==> flow/design.v <==
module RegFile(  
   input clk,
   input reset,
   input [3:0] A1,
   input [3:0] A2,
   input [3:0] A3,    
   input [31:0] WD3,  
   input RegWrite,    
   input [31:0] PCPlus8,    
   output [31:0] RD1,    
   output [31:0] RD2    
   );
   reg[31:0] R[15:0]; 
   integer i;
   always @ (posedge clk or posedge reset)
   begin   
         if (reset) 
         begin
            for (i=0; i<16 ;i=i+1)
            begin
				R[i] <= 32'b0;
            end
         end
         else 
         begin         
            if(RegWrite == 1'b1) begin  
               R[A3] <= WD3;
            end
            R[15] <= PCPlus8;
         end
   end
   assign RD1 = R[A1];
   assign RD2 = R[A2];
endmodule
Appendix: tool output

Reports on RegFile
Each step is given for the RTL above and for the edited RTL.
Lines under "unedited" count in the file above, lines under "edited" in the edited file.
"difference": "edited" minus "unedited" as printed here. "rel. change": 100 x difference / "unedited".
Cell names lack the library's common part.
Not given: --
Inputs
  top: RegFile
  clock: clk
  standard-cell library: sky130hd
  library corner: tt_025C_1v80

Edit of the RTL
Unified diff, file above to edited file.
A script made this edit. It changes what the design does and was not meant as an optimisation.
begin of diff
@@ -11,5 +11,5 @@
    output [31:0] RD2    
    );
-   reg[31:0] R[15:0]; 
+   reg[15:0] R[15:0]; 
    integer i;
    always @ (posedge clk or posedge reset)
end of diff

Word-level counts
Counts by Yosys on the flattened word-level netlist (proc, flatten, opt, wreduce). Print and check cells are left out. Cells with the same type and inputs are merged into one.
Storage and ports
  output and inout port bits: unedited 64, edited 64, difference 0, rel. change 0.00%
  bits of input ports: unedited 79, edited 79, difference 0, rel. change 0.00%
  clocked read ports x word width: unedited 0, edited 0, difference 0
  memories kept: unedited 0, edited 0, difference 0
  elaborated cells: unedited 80, edited 80, difference 0, rel. change 0.00%
  memory bits (writable): unedited 0, edited 0, difference 0
  bits in latches: unedited 0, edited 0, difference 0
  ROM bits: unedited 0, edited 0, difference 0
  register bits: unedited 512, edited 256, difference -256, rel. change -50.00%
Operators by class
  equality and inequality tests: unedited 44, edited 44, difference 0, rel. change 0.00%
  multiplexer cells: unedited 2, edited 2, difference 0, rel. change 0.00%
  bitwise gates (word level): unedited 0, edited 0, difference 0
  shift-type cells: unedited 0, edited 0, difference 0
  multiply operators: unedited 0, edited 0, difference 0
  add/subtract/negate cells: unedited 0, edited 0, difference 0
  reduce/logical cells: unedited 18, edited 18, difference 0, rel. change 0.00%
  divide/modulo/power cells: unedited 0, edited 0, difference 0
  magnitude comparators: unedited 0, edited 0, difference 0
Operators with widths
  case mux 32 bit (select 16 bit): unedited 2, edited 0, difference -2, rel. change -100.00%
  case mux 16 bit (select 16 bit): unedited 0, edited 2, difference +2
Operator kinds equal on both sides are left out: 6.

Depth
Longest topological path by Yosys (ltp), each cell counted once; first at word level (registers and memories cut), then after technology mapping (sequential cells cut; the memories' decode and read muxes count).
Logic depth
  word-level depth: unedited 2, edited 2, difference 0, rel. change 0.00%
  ABC_AREA: unedited 0, edited 0
  mapped depth: unedited 9, edited 8, difference -1, rel. change -11.11%
  mapped depth without buffers: unedited 5, edited 5, difference 0, rel. change 0.00%

After synthesis
Source: synth_stat.txt of the flow (Yosys; design flattened, memories mapped). It holds for the ABC_AREA given above (unset counts as 0); a run with the other value may have another netlist.
Synthesis totals
  synthesis area (mm^2): unedited 0.0270872, edited 0.0141886, difference -0.0128986, rel. change -47.62%
  buffers: unedited 230, edited 153, difference -77, rel. change -33.48%
  cells in the netlist: unedited 2332, edited 1270, difference -1062, rel. change -45.54%
  mapped flip-flops: unedited 512, edited 256, difference -256, rel. change -50.00%
  sequential area (mm^2): unedited 0.0128123, edited 0.0064061, difference -0.0064062, rel. change -50.00%
Cells by type
  mux2_2: unedited 496, edited 239, difference -257, rel. change -51.81%
  dfrtp_1: unedited 512, edited 256, difference -256, rel. change -50.00%
  a22oi_1: unedited 136, edited 65, difference -71, rel. change -52.21%
  mux2i_1: unedited 94, edited 25, difference -69, rel. change -73.40%
  o22ai_1: unedited 75, edited 17, difference -58, rel. change -77.33%
  buf_2: unedited 106, edited 49, difference -57, rel. change -53.77%
  nor2_1: unedited 102, edited 51, difference -51, rel. change -50.00%
  clkbuf_1: unedited 92, edited 46, difference -46, rel. change -50.00%
  mux2_1: unedited 43, edited 4, difference -39, rel. change -90.70%
  a21oi_1: unedited 90, edited 58, difference -32, rel. change -35.56%
  a22o_1: unedited 83, edited 52, difference -31, rel. change -37.35%
  a31oi_1: unedited 49, edited 19, difference -30, rel. change -61.22%
  buf_4: unedited 17, edited 47, difference +30, rel. change +176.47%
  o21ai_0: unedited 41, edited 14, difference -27, rel. change -65.85%
  a21o_1: unedited 0, edited 23, difference +23
  o221ai_1: unedited 25, edited 3, difference -22, rel. change -88.00%
  nand2_1: unedited 82, edited 61, difference -21, rel. change -25.61%
  nor2b_1: unedited 47, edited 30, difference -17, rel. change -36.17%
Cell types equal on both sides are left out: 5.
Not every row of either side is listed.

Path before layout
Source: OpenSTA report_checks on the synthesized netlist (no wires, ideal clock, input and output delay 20% of the period each), path of least setup slack; recovery checks are left aside. Register names are those of the netlist, which keeps one name where synthesis merged equal registers.
Path after synthesis
  path type: unedited input -> output, edited input -> output
  start: unedited input port A2[1], edited input port A2[2]
  end: unedited output port RD2[19], edited output port RD2[4]
  time at the first pin (ns): unedited 1.200, edited 1.200, difference 0.000, rel. change 0.00%
  data required time (ns): unedited 4.800, edited 4.800, difference 0.000, rel. change 0.00%
  arrival (ns): unedited 2.536, edited 2.442, difference -0.094, rel. change -3.71%
  driving pins on the path: unedited 6, edited 7, difference +1, rel. change +16.67%
  slack (ns): unedited 2.264, edited 2.358, difference +0.094
  period (ns): unedited 6.0, edited 6.0, difference 0.0, rel. change 0.00%
  path buffers: unedited 3, edited 2, difference -1, rel. change -33.33%
  delay of the path (ns): unedited 1.336, edited 1.242, difference -0.094, rel. change -7.04%
  period reached after synthesis (ns): unedited 3.736, edited 3.642, difference -0.094, rel. change -2.52%
"delay of the path" = arrival - input delay + setup time.
At an output port there is no setup time.
"driving pins on the path" counts driving pins, that of a launching flip-flop among them; a cell with two outputs on the path counts twice.
"period reached after synthesis" = period - worst setup slack (recovery checks aside). The figure is calculated, with input and output delays left at 20% of the set period.
Between the ends stands the longest chain of elaborated cells between them, by number of cells; it is not shown to be the way that was timed. Of several equally long chains one is given.
A line is the first line of the expression or statement that the cell stems from. Yosys adds cells for indexed reads and writes and turns some case tables into memories.
On the way, after synthesis, unedited
  path through: buf_6 buf_4 clkbuf_1 mux2_2 a222oi_1 a31oi_1
  length of the longest elaborated chain: 2
  elaborated cells on any way between the ends: 17
  source lines of those cells: 1
  classes of those cells: 15 x eq/ne; 1 x mux; 1 x reduce/logical
Ends and longest elaborated chain, after synthesis, unedited
  start, declared: line 5  | input [3:0] A2,
  == test 4 bit: line 33  | assign RD2 = R[A2];
  case mux 32 bit (select 16 bit): line 33
  end, declared: line 11  | output [31:0] RD2
On the way, after synthesis, edited
  path through: buf_4 nor2b_1 buf_2 a222oi_1 nand2b_1 a21o_1 a31oi_1
  length of the longest elaborated chain: 2
  elaborated cells on any way between the ends: 17
  source lines of those cells: 1
  classes of those cells: 15 x eq/ne; 1 x mux; 1 x reduce/logical
Ends and longest elaborated chain, after synthesis, edited
  start, declared: line 5  | input [3:0] A2,
  == test 4 bit: line 33  | assign RD2 = R[A2];
  case mux 16 bit (select 16 bit): line 33
  end, declared: line 11  | output [31:0] RD2

Path in the finished layout
Path of least setup slack in the final report of each run of pair A (OpenROAD, finished layout, wires in). Where an end is a register, its clock arrival counts in the times.
Path post-layout
  path type: unedited input -> output, edited input -> output
  start: unedited input port A2[3], edited input port A2[1]
  end: unedited output port RD2[31], edited output port RD2[11]
  arrival (ns): unedited 3.94, edited 4.41, difference +0.47, rel. change +11.93%
  period (ns): unedited 5.61, edited 5.61, difference 0.00, rel. change 0.00%
  time at the first pin (ns): unedited 1.12, edited 1.12, difference 0.00, rel. change 0.00%
  driving pins on the path: unedited 6, edited 9, difference +3, rel. change +50.00%
  slack (ns): unedited 0.55, edited 0.08, difference -0.47
  path buffers: unedited 2, edited 4, difference +2, rel. change +100.00%
  data required time (ns): unedited 4.49, edited 4.49, difference 0.00, rel. change 0.00%
Between the ends stands the longest chain of elaborated cells between them, by number of cells; it is not shown to be the way that was timed. Of several equally long chains one is given.
On the way, post-layout, unedited
  path through: buf_2 or3_1 a21oi_1 a2111oi_0 a21oi_1 clkdlybuf4s50_1
  length of the longest elaborated chain: 2
  elaborated cells on any way between the ends: 17
  source lines of those cells: 1
  classes of those cells: 15 x eq/ne; 1 x mux; 1 x reduce/logical
Ends and longest elaborated chain, post-layout, unedited
  start, declared: line 5  | input [3:0] A2,
  == test 4 bit: line 33  | assign RD2 = R[A2];
  case mux 32 bit (select 16 bit): line 33
  end, declared: line 11  | output [31:0] RD2
On the way, post-layout, edited
  path through: clkdlybuf4s50_1 buf_4 nor2_1 and2_1 buf_4 nand2_1 a21o_1 a31oi_1 clkdlybuf4s50_1
  length of the longest elaborated chain: 2
  elaborated cells on any way between the ends: 17
  source lines of those cells: 1
  classes of those cells: 15 x eq/ne; 1 x mux; 1 x reduce/logical
Ends and longest elaborated chain, post-layout, edited
  start, declared: line 5  | input [3:0] A2,
  == test 4 bit: line 33  | assign RD2 = R[A2];
  case mux 16 bit (select 16 bit): line 33
  end, declared: line 11  | output [31:0] RD2

Flow runs
Both versions went through the flow (Yosys, OpenROAD) with the same settings in each pair. Constraints: input delay and output delay 20% of the set period each, output load 0.01 pF.
Flow settings, pair A
  CORE_UTILIZATION: 50
  period_ns: 5.61
  CAP_MARGIN: 20
  CORE_MARGIN: 2
  SLEW_MARGIN: 20
Measured results, pair A
  post-route utilization (%): unedited 58.2, edited 58.5, difference +0.3
  setup TNS (ns): unedited 0.000, edited 0.000, difference 0.000
  chip area in the Yosys report (mm^2): unedited 0.0270872, edited 0.0141886, difference -0.0128986, rel. change -47.62%
  lowest hold slack (ns): unedited 0.515, edited 0.500, difference -0.015
  setup slack of the worst path (ns): unedited 0.548, edited 0.079, difference -0.469
  achieved clock period (ns): unedited 5.062, edited 5.531, difference +0.469, rel. change +9.27%
  total power after layout (uW): unedited 11454, edited 5712, difference -5742, rel. change -50.13%
  standard-cell area of the final layout (mm^2): unedited 0.0312587, edited 0.0162981, difference -0.0149606, rel. change -47.86%
  overall die area (mm^2): unedited 0.0560529, edited 0.0297407, difference -0.0263122, rel. change -46.94%
Flow settings, pair B
  ABC_AREA: 1
  CORE_UTILIZATION: 27
  CTS_CLUSTER_SIZE: 44
  MIN_ROUTING_LAYER: met1
  PLACE_DENSITY: 0.44
  TNS_END_PERCENT: 75
  period_ns: 7.06
  CAP_MARGIN: 20
  CORE_MARGIN: 2
  SLEW_MARGIN: 20
Measured results, pair B
  post-route utilization (%): unedited 32.4, edited 32.0, difference -0.4
  setup TNS (ns): unedited 0.000, edited 0.000, difference 0.000
  chip area in the Yosys report (mm^2): unedited 0.0274526, edited 0.0141798, difference -0.0132728, rel. change -48.35%
  lowest hold slack (ns): unedited 0.506, edited 0.509, difference +0.003
  setup slack of the worst path (ns): unedited 1.148, edited 1.275, difference +0.127
  achieved clock period (ns): unedited 5.912, edited 5.785, difference -0.127, rel. change -2.15%
  total power after layout (uW): unedited 8931, edited 4485, difference -4446, rel. change -49.78%
  standard-cell area of the final layout (mm^2): unedited 0.0325913, edited 0.0165284, difference -0.0160629, rel. change -49.29%
  overall die area (mm^2): unedited 0.104242, edited 0.0543659, difference -0.0498761, rel. change -47.85%
"achieved clock period": clock period set for the run, less the worst setup slack. It is reckoned from that one timing run; input and output delays stay at 20% of the period that was set.
"total power after layout" is the tool's figure for a default switching activity; nothing was simulated.
